==> flow/design.v <==
module mul(
    input         mul_clk,
    input         resetn,
    input         mul_signed,
    input  [31:0] x,
    input  [31:0] y,
    input         de_to_ex_valid,
    input         ex_allowin,
    output [63:0] result
);
    wire [16:0] booth_c;                              
    wire [63:0] booth_part_prod [16:0];               
    wire [16:0] part_prod [63:0];                     
    wire [63:0] x_mul = {{32{x[31]&mul_signed}}, x}; 
    wire [33:0] y_mul = {{ 2{y[31]&mul_signed}}, y};
    genvar j;
    generate
    for(j = 0; j < 17; j = j + 1) begin : booth
        if(j == 0) begin
          booth_2b booth_0(
                            .Y({y_mul[1:0], 1'b0}), 
                            .X(x_mul             ),
                            .P(booth_part_prod[0]), 
                            .C(booth_c[0]        )
                          );
        end else begin
          booth_2b booth(
                            .Y(y_mul[2*j+1:2*j-1]), 
                            .X(x_mul<<(2*j)      ), 
                            .P(booth_part_prod[j]), 
                            .C(booth_c[j]        )
                        );
        end
    end
    endgenerate
    genvar k;
    generate
    for(k = 0; k < 64; k = k + 1)
        begin: switch
            assign part_prod[k] = {
                                        booth_part_prod[16][k],
                                        booth_part_prod[15][k], 
                                        booth_part_prod[14][k], 
                                        booth_part_prod[13][k], 
                                        booth_part_prod[12][k], 
                                        booth_part_prod[11][k], 
                                        booth_part_prod[10][k], 
                                        booth_part_prod[ 9][k], 
                                        booth_part_prod[ 8][k], 
                                        booth_part_prod[ 7][k], 
                                        booth_part_prod[ 6][k], 
                                        booth_part_prod[ 5][k], 
                                        booth_part_prod[ 4][k], 
                                        booth_part_prod[ 3][k], 
                                        booth_part_prod[ 2][k], 
                                        booth_part_prod[ 1][k], 
                                        booth_part_prod[ 0][k]
                                  };
        end
    endgenerate
    reg  [16:0] booth_c_r;               
    reg  [16:0] part_prod_r[63:0];       
    wire [13:0] c[63:0];                 
    wire [63:0] add_src1, add_src2;      
    always @(posedge mul_clk)
    begin
        if(de_to_ex_valid & ex_allowin) begin
                booth_c_r <= booth_c;
        end
    end
    genvar m;
    generate
        for(m = 0; m < 64; m = m + 1) begin : part_prod_trans
            always @(posedge mul_clk)
            begin
                if(de_to_ex_valid & ex_allowin) begin
                    part_prod_r[m] <= part_prod[m];
                end
            end
        end
    endgenerate
    assign c[0] = booth_c_r[13:0];
    assign add_src2[0] = booth_c_r[14];
    genvar i;
    generate
    for(i = 0; i < 64; i = i + 1) 
    begin: wallace
        if(i < 63) begin
            wallace_16 wallace(
                                    .cin    (c[i]          ), 
                                    .data_in(part_prod_r[i]), 
                                    .cout   (c[i+1]        ), 
                                    .C      (add_src2[i+1] ), 
                                    .S      (add_src1[i]   )
                               );
        end else begin
            wallace_16 wallace_63(
                                    .cin    (c[63]          ),
                                    .data_in(part_prod_r[63]), 
                                    .S      (add_src1[63]   )
                                 );
        end
    end
    endgenerate
    assign result = add_src1 + add_src2 + booth_c_r[15] + booth_c_r[16];
endmodule
module booth_2b(
    input [2:0] Y,
    input [63:0] X,
    output [63:0] P,
    output C
);
    assign P = Y==3'b001 ? X      :
               Y==3'b010 ? X      :
               Y==3'b011 ? X<<1   :
               Y==3'b100 ? ~(X<<1):
               Y==3'b101 ? ~X     :
               Y==3'b110 ? ~X     :
                           68'd0;
    assign C = Y==3'b100 || Y==3'b101 || Y==3'b110;
endmodule
module wallace_16(
    input  [13:0] cin,
    input  [16:0] data_in,
    output [13:0] cout,
    output        C,
    output        S
);
    wire B1_2, A1_2, C1_3, B1_3, A1_3, A2_0, C2_1, B2_1, A2_1, B3_1, A3_1, A4_0, B4_0, A5_0;
    function [1:0] Add_1;
        input A, B, CIN;
        begin
          Add_1 = A + B + CIN;
        end
    endfunction
    assign {cout[ 0], B1_2} = Add_1(data_in[ 4], data_in[ 3], data_in[ 2]),
           {cout[ 1], A1_2} = Add_1(data_in[ 7], data_in[ 6], data_in[ 5]),
           {cout[ 2], C1_3} = Add_1(data_in[10], data_in[ 9], data_in[ 8]),
           {cout[ 3], B1_3} = Add_1(data_in[13], data_in[12], data_in[11]),
           {cout[ 4], A1_3} = Add_1(data_in[16], data_in[15], data_in[14]),
           {cout[ 5], A2_0} = Add_1(    cin[ 2],     cin[ 1],     cin[ 0]),
           {cout[ 6], C2_1} = Add_1(data_in[ 0],     cin[ 4],     cin[ 3]),
           {cout[ 7], B2_1} = Add_1(       A1_2,        B1_2, data_in[ 1]),
           {cout[ 8], A2_1} = Add_1(       A1_3,        B1_3,        C1_3),
           {cout[ 9], B3_1} = Add_1(       A2_0,     cin[ 6],     cin[ 5]),
           {cout[10], A3_1} = Add_1(       A2_1,        B2_1,        C2_1),
           {cout[11], B4_0} = Add_1(    cin[ 9],     cin[ 8],     cin[ 7]),
           {cout[12], A4_0} = Add_1(       A3_1,        B3_1,     cin[10]),
           {cout[13], A5_0} = Add_1(       A4_0,        B4_0,     cin[11]),
           {C       , S   } = Add_1(       A5_0,     cin[13],     cin[12]);
endmodule
=== Tool chain data of mul ===
Each step is given for the RTL above and for the edited RTL.
Lines under "unedited" count in the file above, lines under "edited" in the edited file.
"difference": "edited" minus "unedited" as printed here.
Operators: Yosys type, input widths -> output width; for muxes data width and select width s.
The mark n/a stands for no value.

* Design top: mul
* Clock port: mul_clk
* Standard-cell library: sky130hd
* Corner: tt_025C_1v80

=== Edit of the RTL ===
Unified diff, file above to edited file.
The edited RTL no longer does the same as the RTL above: the edit was made by script, with no optimisation intended.

<pre>
@@ -113,9 +113,5 @@
     assign P = Y==3'b001 ? X      :
                Y==3'b010 ? X      :
-               Y==3'b011 ? X<<1   :
-               Y==3'b100 ? ~(X<<1):
-               Y==3'b101 ? ~X     :
-               Y==3'b110 ? ~X     :
-                           68'd0;
+               X<<1;
     assign C = Y==3'b100 || Y==3'b101 || Y==3'b110;
 endmodule
</pre>

=== Word-level counts ===
Yosys after proc, flatten, opt, wreduce and memory -nomap, before mapping. Print and check cells are not counted.

{| class="wikitable"
|+ Cells by class
! item !! unedited !! edited !! difference
|-
| bitwise logic cells || 37 || 3 || -34
|-
| muxes and demuxes || 99 || 33 || -66
|-
| shifts and indexed selects || 0 || 0 || 0
|-
| $add $sub $neg || 1,923 || 1,923 || 0
|-
| reductions and logical operators || 49 || 33 || -16
|-
| multiply operators || 0 || 0 || 0
|-
| $lt $le $gt $ge || 0 || 0 || 0
|-
| eq/ne operators || 99 || 83 || -16
|-
| divide/modulo/power cells || 0 || 0 || 0
|}

{| class="wikitable"
|+ Operator list
! cell !! unedited !! edited !! difference
|-
| $mux 64 || 99 || 2 || -97
|-
| $not 64->64 || 34 || 0 || -34
|-
| $eq 3x2->1 const B || 32 || 16 || -16
|-
| $reduce_or 3->1 || 16 || 0 || -16
|-
| $mux 35 || 0 || 2 || +2
|-
| $mux 37 || 0 || 2 || +2
|-
| $mux 39 || 0 || 2 || +2
|-
| $mux 41 || 0 || 2 || +2
|-
| $mux 43 || 0 || 2 || +2
|-
| $mux 45 || 0 || 2 || +2
|-
| $mux 47 || 0 || 2 || +2
|-
| $mux 49 || 0 || 2 || +2
|-
| $mux 51 || 0 || 2 || +2
|-
| $mux 53 || 0 || 2 || +2
|-
| $mux 55 || 0 || 2 || +2
|-
| $mux 57 || 0 || 2 || +2
|-
| $mux 59 || 0 || 2 || +2
|-
| $mux 61 || 0 || 2 || +2
|-
| $mux 63 || 0 || 2 || +2
|-
| $mux 33 || 0 || 1 || +1
|}

Unchanged operator kinds not shown: 11.

{| class="wikitable"
|+ Bit counts
! item !! unedited !! edited !! difference
|-
| bits in latches || 0 || 0 || 0
|-
| input port bits || 69 || 69 || 0
|-
| memory cells || 0 || 0 || 0
|-
| RAM bits || 0 || 0 || 0
|-
| flip-flop bits (word level) || 1,105 || 1,105 || 0
|-
| output and inout bits || 64 || 64 || 0
|-
| word width x clocked read ports || 0 || 0 || 0
|-
| ROM bits || 0 || 0 || 0
|-
| cells after elaboration || 2,544 || 2,412 || -132
|}

=== Logic depth ===
Depth = most cells in a row (Yosys ltp): at word level without a register or memory, in the mapped netlist without a sequential cell, where the memories' decode and read muxes count.

{| class="wikitable"
|+ Logic depth
! item !! unedited !! edited !! difference
|-
| depth after elaboration || 15 || 15 || 0
|-
| ABC_AREA || 0 || 0 || n/a
|-
| gate-level depth with buffers || 23 || 24 || +1
|-
| mapped depth without buffers || 23 || 23 || 0
|}

=== Mapped cells and area ===
The flow's flattened synthesis, as Yosys stat reports it; memories are mapped. The netlist is that of the ABC_AREA named above (0 if unset); the other value can give another one.

{| class="wikitable"
|+ Mapped netlist
! item !! unedited !! edited !! difference
|-
| buffers || 429 || 168 || -261
|-
| sequential part of the area (µm²) || 18,287.5 || 17,356.6 || -930.9
|-
| flip-flops || 609 || 578 || -31
|-
| mapped cells || 4,958 || 3,267 || -1,691
|-
| chip area (Yosys) (µm²) || 55,259.2 || 43,823.3 || -11,435.9
|}

{| class="wikitable"
|+ Cell types
! type !! unedited !! edited !! difference
|-
| sky130_fd_sc_hd__mux2_2 || 1 || 515 || +514
|-
| sky130_fd_sc_hd__xor2_1 || 509 || 32 || -477
|-
| sky130_fd_sc_hd__o21ai_0 || 512 || 57 || -455
|-
| sky130_fd_sc_hd__a22oi_1 || 447 || 2 || -445
|-
| sky130_fd_sc_hd__fa_1 || 770 || 544 || -226
|-
| sky130_fd_sc_hd__clkbuf_1 || 345 || 164 || -181
|-
| sky130_fd_sc_hd__inv_1 || 722 || 597 || -125
|-
| sky130_fd_sc_hd__ha_1 || 139 || 244 || +105
|-
| sky130_fd_sc_hd__buf_1 || 70 || 4 || -66
|-
| sky130_fd_sc_hd__and2_1 || 64 || 7 || -57
|-
| sky130_fd_sc_hd__nand2_1 || 106 || 62 || -44
|-
| sky130_fd_sc_hd__a21oi_1 || 123 || 84 || -39
|-
| sky130_fd_sc_hd__nor2_1 || 95 || 61 || -34
|-
| sky130_fd_sc_hd__edfxtp_1 || 609 || 578 || -31
|-
| sky130_fd_sc_hd__nand3_1 || 44 || 16 || -28
|-
| sky130_fd_sc_hd__a21boi_0 || 5 || 30 || +25
|-
| sky130_fd_sc_hd__a221o_1 || 19 || 0 || -19
|-
| sky130_fd_sc_hd__o31ai_1 || 17 || 3 || -14
|}

Unchanged cell types not shown: 11.
Not every row of either side is listed.
By module: a second synthesis without flattening, with its own total; a netlist apart from the flattened one above.

{| class="wikitable"
|+ Second synthesis, totals
! item !! unedited !! edited !! difference
|-
| cells (unflattened synthesis) || 9,878 || 7,085 || -2,793
|-
| area (unflattened synthesis) (µm²) || 108,146.2 || 82,325.2 || -25,821.0
|}

Rows give one instance, submodules left out.

{| class="wikitable"
|+ Modules, unedited
! module !! instances !! area (µm²) !! cells
|-
| booth_2b || 17 || 2,304.7 || 236
|-
| mul || 1 || 37,736.2 || 1,706
|-
| wallace_16 || 64 || 488.0 || 65
|}

{| class="wikitable"
|+ Modules, edited
! module !! instances !! area (µm²) !! cells
|-
| mul || 1 || 37,503.5 || 1,684
|-
| wallace_16 || 64 || 488.0 || 65
|-
| booth_2b || 17 || 799.5 || 73
|}

=== Path before layout ===
Source: OpenSTA report_checks on the synthesized netlist (no wires, ideal clock, input and output delay 20% of the period each), path of least setup slack; recovery checks are left aside. Register names are those of the netlist, which keeps one name where synthesis merged equal registers.

{| class="wikitable"
|+ Timing after synthesis
! item !! unedited !! edited !! difference
|-
| kind || input port to flip-flop || input port to flip-flop || n/a
|-
| start || in ex_allowin || in ex_allowin || n/a
|-
| end || reg booth_c_r[0] || reg booth_c_r[0] || n/a
|-
| library setup time (ps) || 1,052 || 1,016 || -36
|-
| arrival time (ps) || 16,053 || 15,362 || -691
|-
| stages || 1 || 1 || 0
|-
| period (ps) || 12,000 || 12,000 || 0
|-
| time at the first pin (ps) || 2,400 || 2,400 || 0
|-
| required time (ps) || 10,948 || 10,984 || +36
|-
| setup slack (ps) || -5,105 || -4,378 || +727
|-
| delay of the path (ps) || 14,705 || 13,978 || -727
|-
| external input delay (ps) || 2,400 || 2,400 || 0
|-
| period reached after synthesis (ps) || 17,105 || 16,378 || -727
|}

"delay of the path" is the arrival time less input delay plus setup time.
"stages" counts driving pins, that of a launching flip-flop among them; a cell with two outputs on the path counts twice.
"period reached after synthesis" = period - worst setup slack (recovery checks aside). The figure is calculated, with input and output delays left at 20% of the set period.
The rows between start and end are the longest chain of elaborated cells between them; the timing report does not say that the signal goes this way. Where chains are equally long, one stands for them.
A line is the first line of the expression or statement that the cell stems from. Yosys adds cells for indexed reads and writes and turns some case tables into memories.

Between the ends, after synthesis, unedited:
* Cells stage by stage: sky130_fd_sc_hd__and2_1
* Length of the longest elaborated chain: 1
* Elaborated cells between the ends (all ways): 1
* Classes of those cells: logic (1)

{| class="wikitable"
|+ Ends and longest elaborated chain, after synthesis, unedited
! item !! line !! RTL
|-
| start, declared || 8 || <nowiki>input         ex_allowin,</nowiki>
|-
| $and 1x1->1 || 67 || <nowiki>if(de_to_ex_valid & ex_allowin) begin</nowiki>
|-
| end, assigned || 68 || <nowiki>booth_c_r <= booth_c;</nowiki>
|-
| end, declared || 61 || <nowiki>reg  [16:0] booth_c_r;</nowiki>
|}

Between the ends, after synthesis, edited:
* Cells stage by stage: sky130_fd_sc_hd__and2_1
* Length of the longest elaborated chain: 1
* Elaborated cells between the ends (all ways): 1
* Classes of those cells: logic (1)

{| class="wikitable"
|+ Ends and longest elaborated chain, after synthesis, edited
! item !! line !! RTL
|-
| start, declared || 8 || <nowiki>input         ex_allowin,</nowiki>
|-
| $and 1x1->1 || 67 || <nowiki>if(de_to_ex_valid & ex_allowin) begin</nowiki>
|-
| end, assigned || 68 || <nowiki>booth_c_r <= booth_c;</nowiki>
|-
| end, declared || 61 || <nowiki>reg  [16:0] booth_c_r;</nowiki>
|}

=== Timing after layout ===
Path of least setup slack in the final report of each run of set A (OpenROAD, finished layout, wires in). Where an end is a register, its clock arrival counts in the times.
The report prints the path's times to 10 ps; the period is as set.

{| class="wikitable"
|+ Timing after layout
! item !! unedited !! edited !! difference
|-
| kind || flip-flop to output port || flip-flop to output port || n/a
|-
| start || reg part_prod_r[0][16] || reg part_prod_r[16][5] || n/a
|-
| end || out result[58] || out result[57] || n/a
|-
| required time (ps) || 9,600 || 9,600 || 0
|-
| arrival time (ps) || 9,190 || 8,120 || -1,070
|-
| period (ps) || 12,000 || 12,000 || 0
|-
| setup slack (ps) || 410 || 1,480 || +1,070
|-
| time at the first pin (ps) || 630 || 620 || -10
|-
| output delay (ps) || 2,400 || 2,400 || 0
|-
| stages || 24 || 21 || -3
|}

The rows between start and end are the longest chain of elaborated cells between them; the timing report does not say that the signal goes this way. Where chains are equally long, one stands for them.

Between the ends, after layout, unedited:
* Cells stage by stage: sky130_fd_sc_hd__edfxtp_1 > sky130_fd_sc_hd__fa_1 > sky130_fd_sc_hd__buf_4 > sky130_fd_sc_hd__inv_1 > sky130_fd_sc_hd__buf_4 > sky130_fd_sc_hd__fa_1 > sky130_fd_sc_hd__fa_1 > sky130_fd_sc_hd__fa_1 > sky130_fd_sc_hd__fa_1 > sky130_fd_sc_hd__inv_1 > sky130_fd_sc_hd__fa_1 > sky130_fd_sc_hd__ha_1 > sky130_fd_sc_hd__ha_1 > sky130_fd_sc_hd__and3_1 > sky130_fd_sc_hd__nand3_1 > sky130_fd_sc_hd__a2111oi_2 > sky130_fd_sc_hd__o31ai_2 > sky130_fd_sc_hd__buf_4 > sky130_fd_sc_hd__a21o_1 > sky130_fd_sc_hd__or3_4 > sky130_fd_sc_hd__a21oi_4 > sky130_fd_sc_hd__o22ai_1 > sky130_fd_sc_hd__xnor2_1 > sky130_fd_sc_hd__clkdlybuf4s50_1
* Length of the longest elaborated chain: 15
* Elaborated cells between the ends (all ways): 45
* Source lines of those cells: 2
* Classes of those cells: add/sub (45)

{| class="wikitable"
|+ Ends and longest elaborated chain, after layout, unedited
! item !! line !! RTL
|-
| start, declared || 62 || <nowiki>reg  [16:0] part_prod_r[63:0];</nowiki>
|-
| start, assigned || 77 || <nowiki>part_prod_r[m] <= part_prod[m];</nowiki>
|-
| $add 1x1->2 || 133 || <nowiki>Add_1 = A + B + CIN;</nowiki>
|-
| $add 2x1->2 || 133 ||
|-
| $add 1x1->2 || 133 ||
|-
| $add 2x1->2 || 133 ||
|-
| $add 1x1->2 || 133 ||
|-
| $add 2x1->2 || 133 ||
|-
| $add 1x1->2 || 133 ||
|-
| $add 2x1->2 || 133 ||
|-
| $add 1x1->2 || 133 ||
|-
| $add 2x1->2 || 133 ||
|-
| $add 1x1->2 || 133 ||
|-
| $add 2x1->2 || 133 ||
|-
| $add 64x64->64 || 105 || <nowiki>assign result = add_src1 + add_src2 + booth_c_r[15] + booth_c_r[16];</nowiki>
|-
| $add 64x1->64 x2 || 105 ||
|-
| end, declared || 9 || <nowiki>output [63:0] result</nowiki>
|}

Between the ends, after layout, edited:
* Cells stage by stage: sky130_fd_sc_hd__edfxtp_1 > sky130_fd_sc_hd__fa_1 > sky130_fd_sc_hd__fa_1 > sky130_fd_sc_hd__inv_1 > sky130_fd_sc_hd__fa_1 > sky130_fd_sc_hd__fa_1 > sky130_fd_sc_hd__fa_1 > sky130_fd_sc_hd__inv_1 > sky130_fd_sc_hd__fa_1 > sky130_fd_sc_hd__ha_1 > sky130_fd_sc_hd__ha_1 > sky130_fd_sc_hd__a21o_1 > sky130_fd_sc_hd__a21o_1 > sky130_fd_sc_hd__a2111oi_0 > sky130_fd_sc_hd__nor3_1 > sky130_fd_sc_hd__a21oi_1 > sky130_fd_sc_hd__a21oi_1 > sky130_fd_sc_hd__o211ai_1 > sky130_fd_sc_hd__a21oi_1 > sky130_fd_sc_hd__a2111oi_2 > sky130_fd_sc_hd__clkdlybuf4s50_1
* Length of the longest elaborated chain: 14
* Elaborated cells between the ends (all ways): 45
* Source lines of those cells: 2
* Classes of those cells: add/sub (45)

{| class="wikitable"
|+ Ends and longest elaborated chain, after layout, edited
! item !! line !! RTL
|-
| start, declared || 62 || <nowiki>reg  [16:0] part_prod_r[63:0];</nowiki>
|-
| start, assigned || 77 || <nowiki>part_prod_r[m] <= part_prod[m];</nowiki>
|-
| $add 2x1->2 || 129 || <nowiki>Add_1 = A + B + CIN;</nowiki>
|-
| $add 1x1->2 || 129 ||
|-
| $add 2x1->2 || 129 ||
|-
| $add 1x1->2 || 129 ||
|-
| $add 2x1->2 || 129 ||
|-
| $add 1x1->2 || 129 ||
|-
| $add 2x1->2 || 129 ||
|-
| $add 1x1->2 || 129 ||
|-
| $add 2x1->2 || 129 ||
|-
| $add 1x1->2 || 129 ||
|-
| $add 2x1->2 || 129 ||
|-
| $add 64x64->64 || 105 || <nowiki>assign result = add_src1 + add_src2 + booth_c_r[15] + booth_c_r[16];</nowiki>
|-
| $add 64x1->64 x2 || 105 ||
|-
| end, declared || 9 || <nowiki>output [63:0] result</nowiki>
|}

=== Layout results ===
Runs of the flow (Yosys, OpenROAD) on both versions; the two runs of a pair have the same settings. The constraints put input and output delay at 20% of the set period each and load the outputs with 0.01 pF.

Flow settings, set A:
* CORE_UTILIZATION: 40
* period_ns: 12.0
* CAP_MARGIN: 20
* CORE_MARGIN: 2
* SLEW_MARGIN: 20

{| class="wikitable"
|+ Measured results, set A
! item !! unedited !! edited !! difference
|-
| overall die area (µm²) || 141,135.0 || 112,222.0 || -28,913.0
|-
| sum of negative setup slack (ps) || 0 || 0 || 0
|-
| reached clock period (ps) || 11,589 || 10,524 || -1,065
|-
| Yosys chip area after synthesis (µm²) || 55,259.2 || 43,823.3 || -11,435.9
|-
| worst setup slack after layout (ps) || 411 || 1,476 || +1,065
|-
| standard-cell area after routing (µm²) || 60,325.4 || 48,811.8 || -11,513.6
|-
| post-route worst hold slack (ps) || 2,330 || 2,448 || +118
|}

Flow settings, set B:
* ABC_AREA: 1
* CELL_PAD_IN_SITES_DETAIL_PLACEMENT: 1
* CELL_PAD_IN_SITES_GLOBAL_PLACEMENT: 2
* CORE_UTILIZATION: 37
* CTS_CLUSTER_DIAMETER: 47
* CTS_CLUSTER_SIZE: 62
* PLACE_DENSITY_LB_ADDON: 0.24
* SETUP_SLACK_MARGIN: -0.38
* period_ns: 17.7
* CAP_MARGIN: 20
* CORE_MARGIN: 2
* SLEW_MARGIN: 20

{| class="wikitable"
|+ Measured results, set B
! item !! unedited !! edited !! difference
|-
| overall die area (µm²) || 149,846.0 || 124,602.0 || -25,244.0
|-
| sum of negative setup slack (ps) || 0 || 0 || 0
|-
| reached clock period (ps) || 12,251 || 11,607 || -644
|-
| Yosys chip area after synthesis (µm²) || 54,303.3 || 45,064.5 || -9,238.8
|-
| worst setup slack after layout (ps) || 5,449 || 6,093 || +644
|-
| standard-cell area after routing (µm²) || 60,934.7 || 50,888.8 || -10,045.9
|-
| post-route worst hold slack (ps) || 3,533 || 3,609 || +76
|}

"reached clock period" = clock period - worst setup slack. The figure is calculated, with input and output delays left at 20% of the set period.
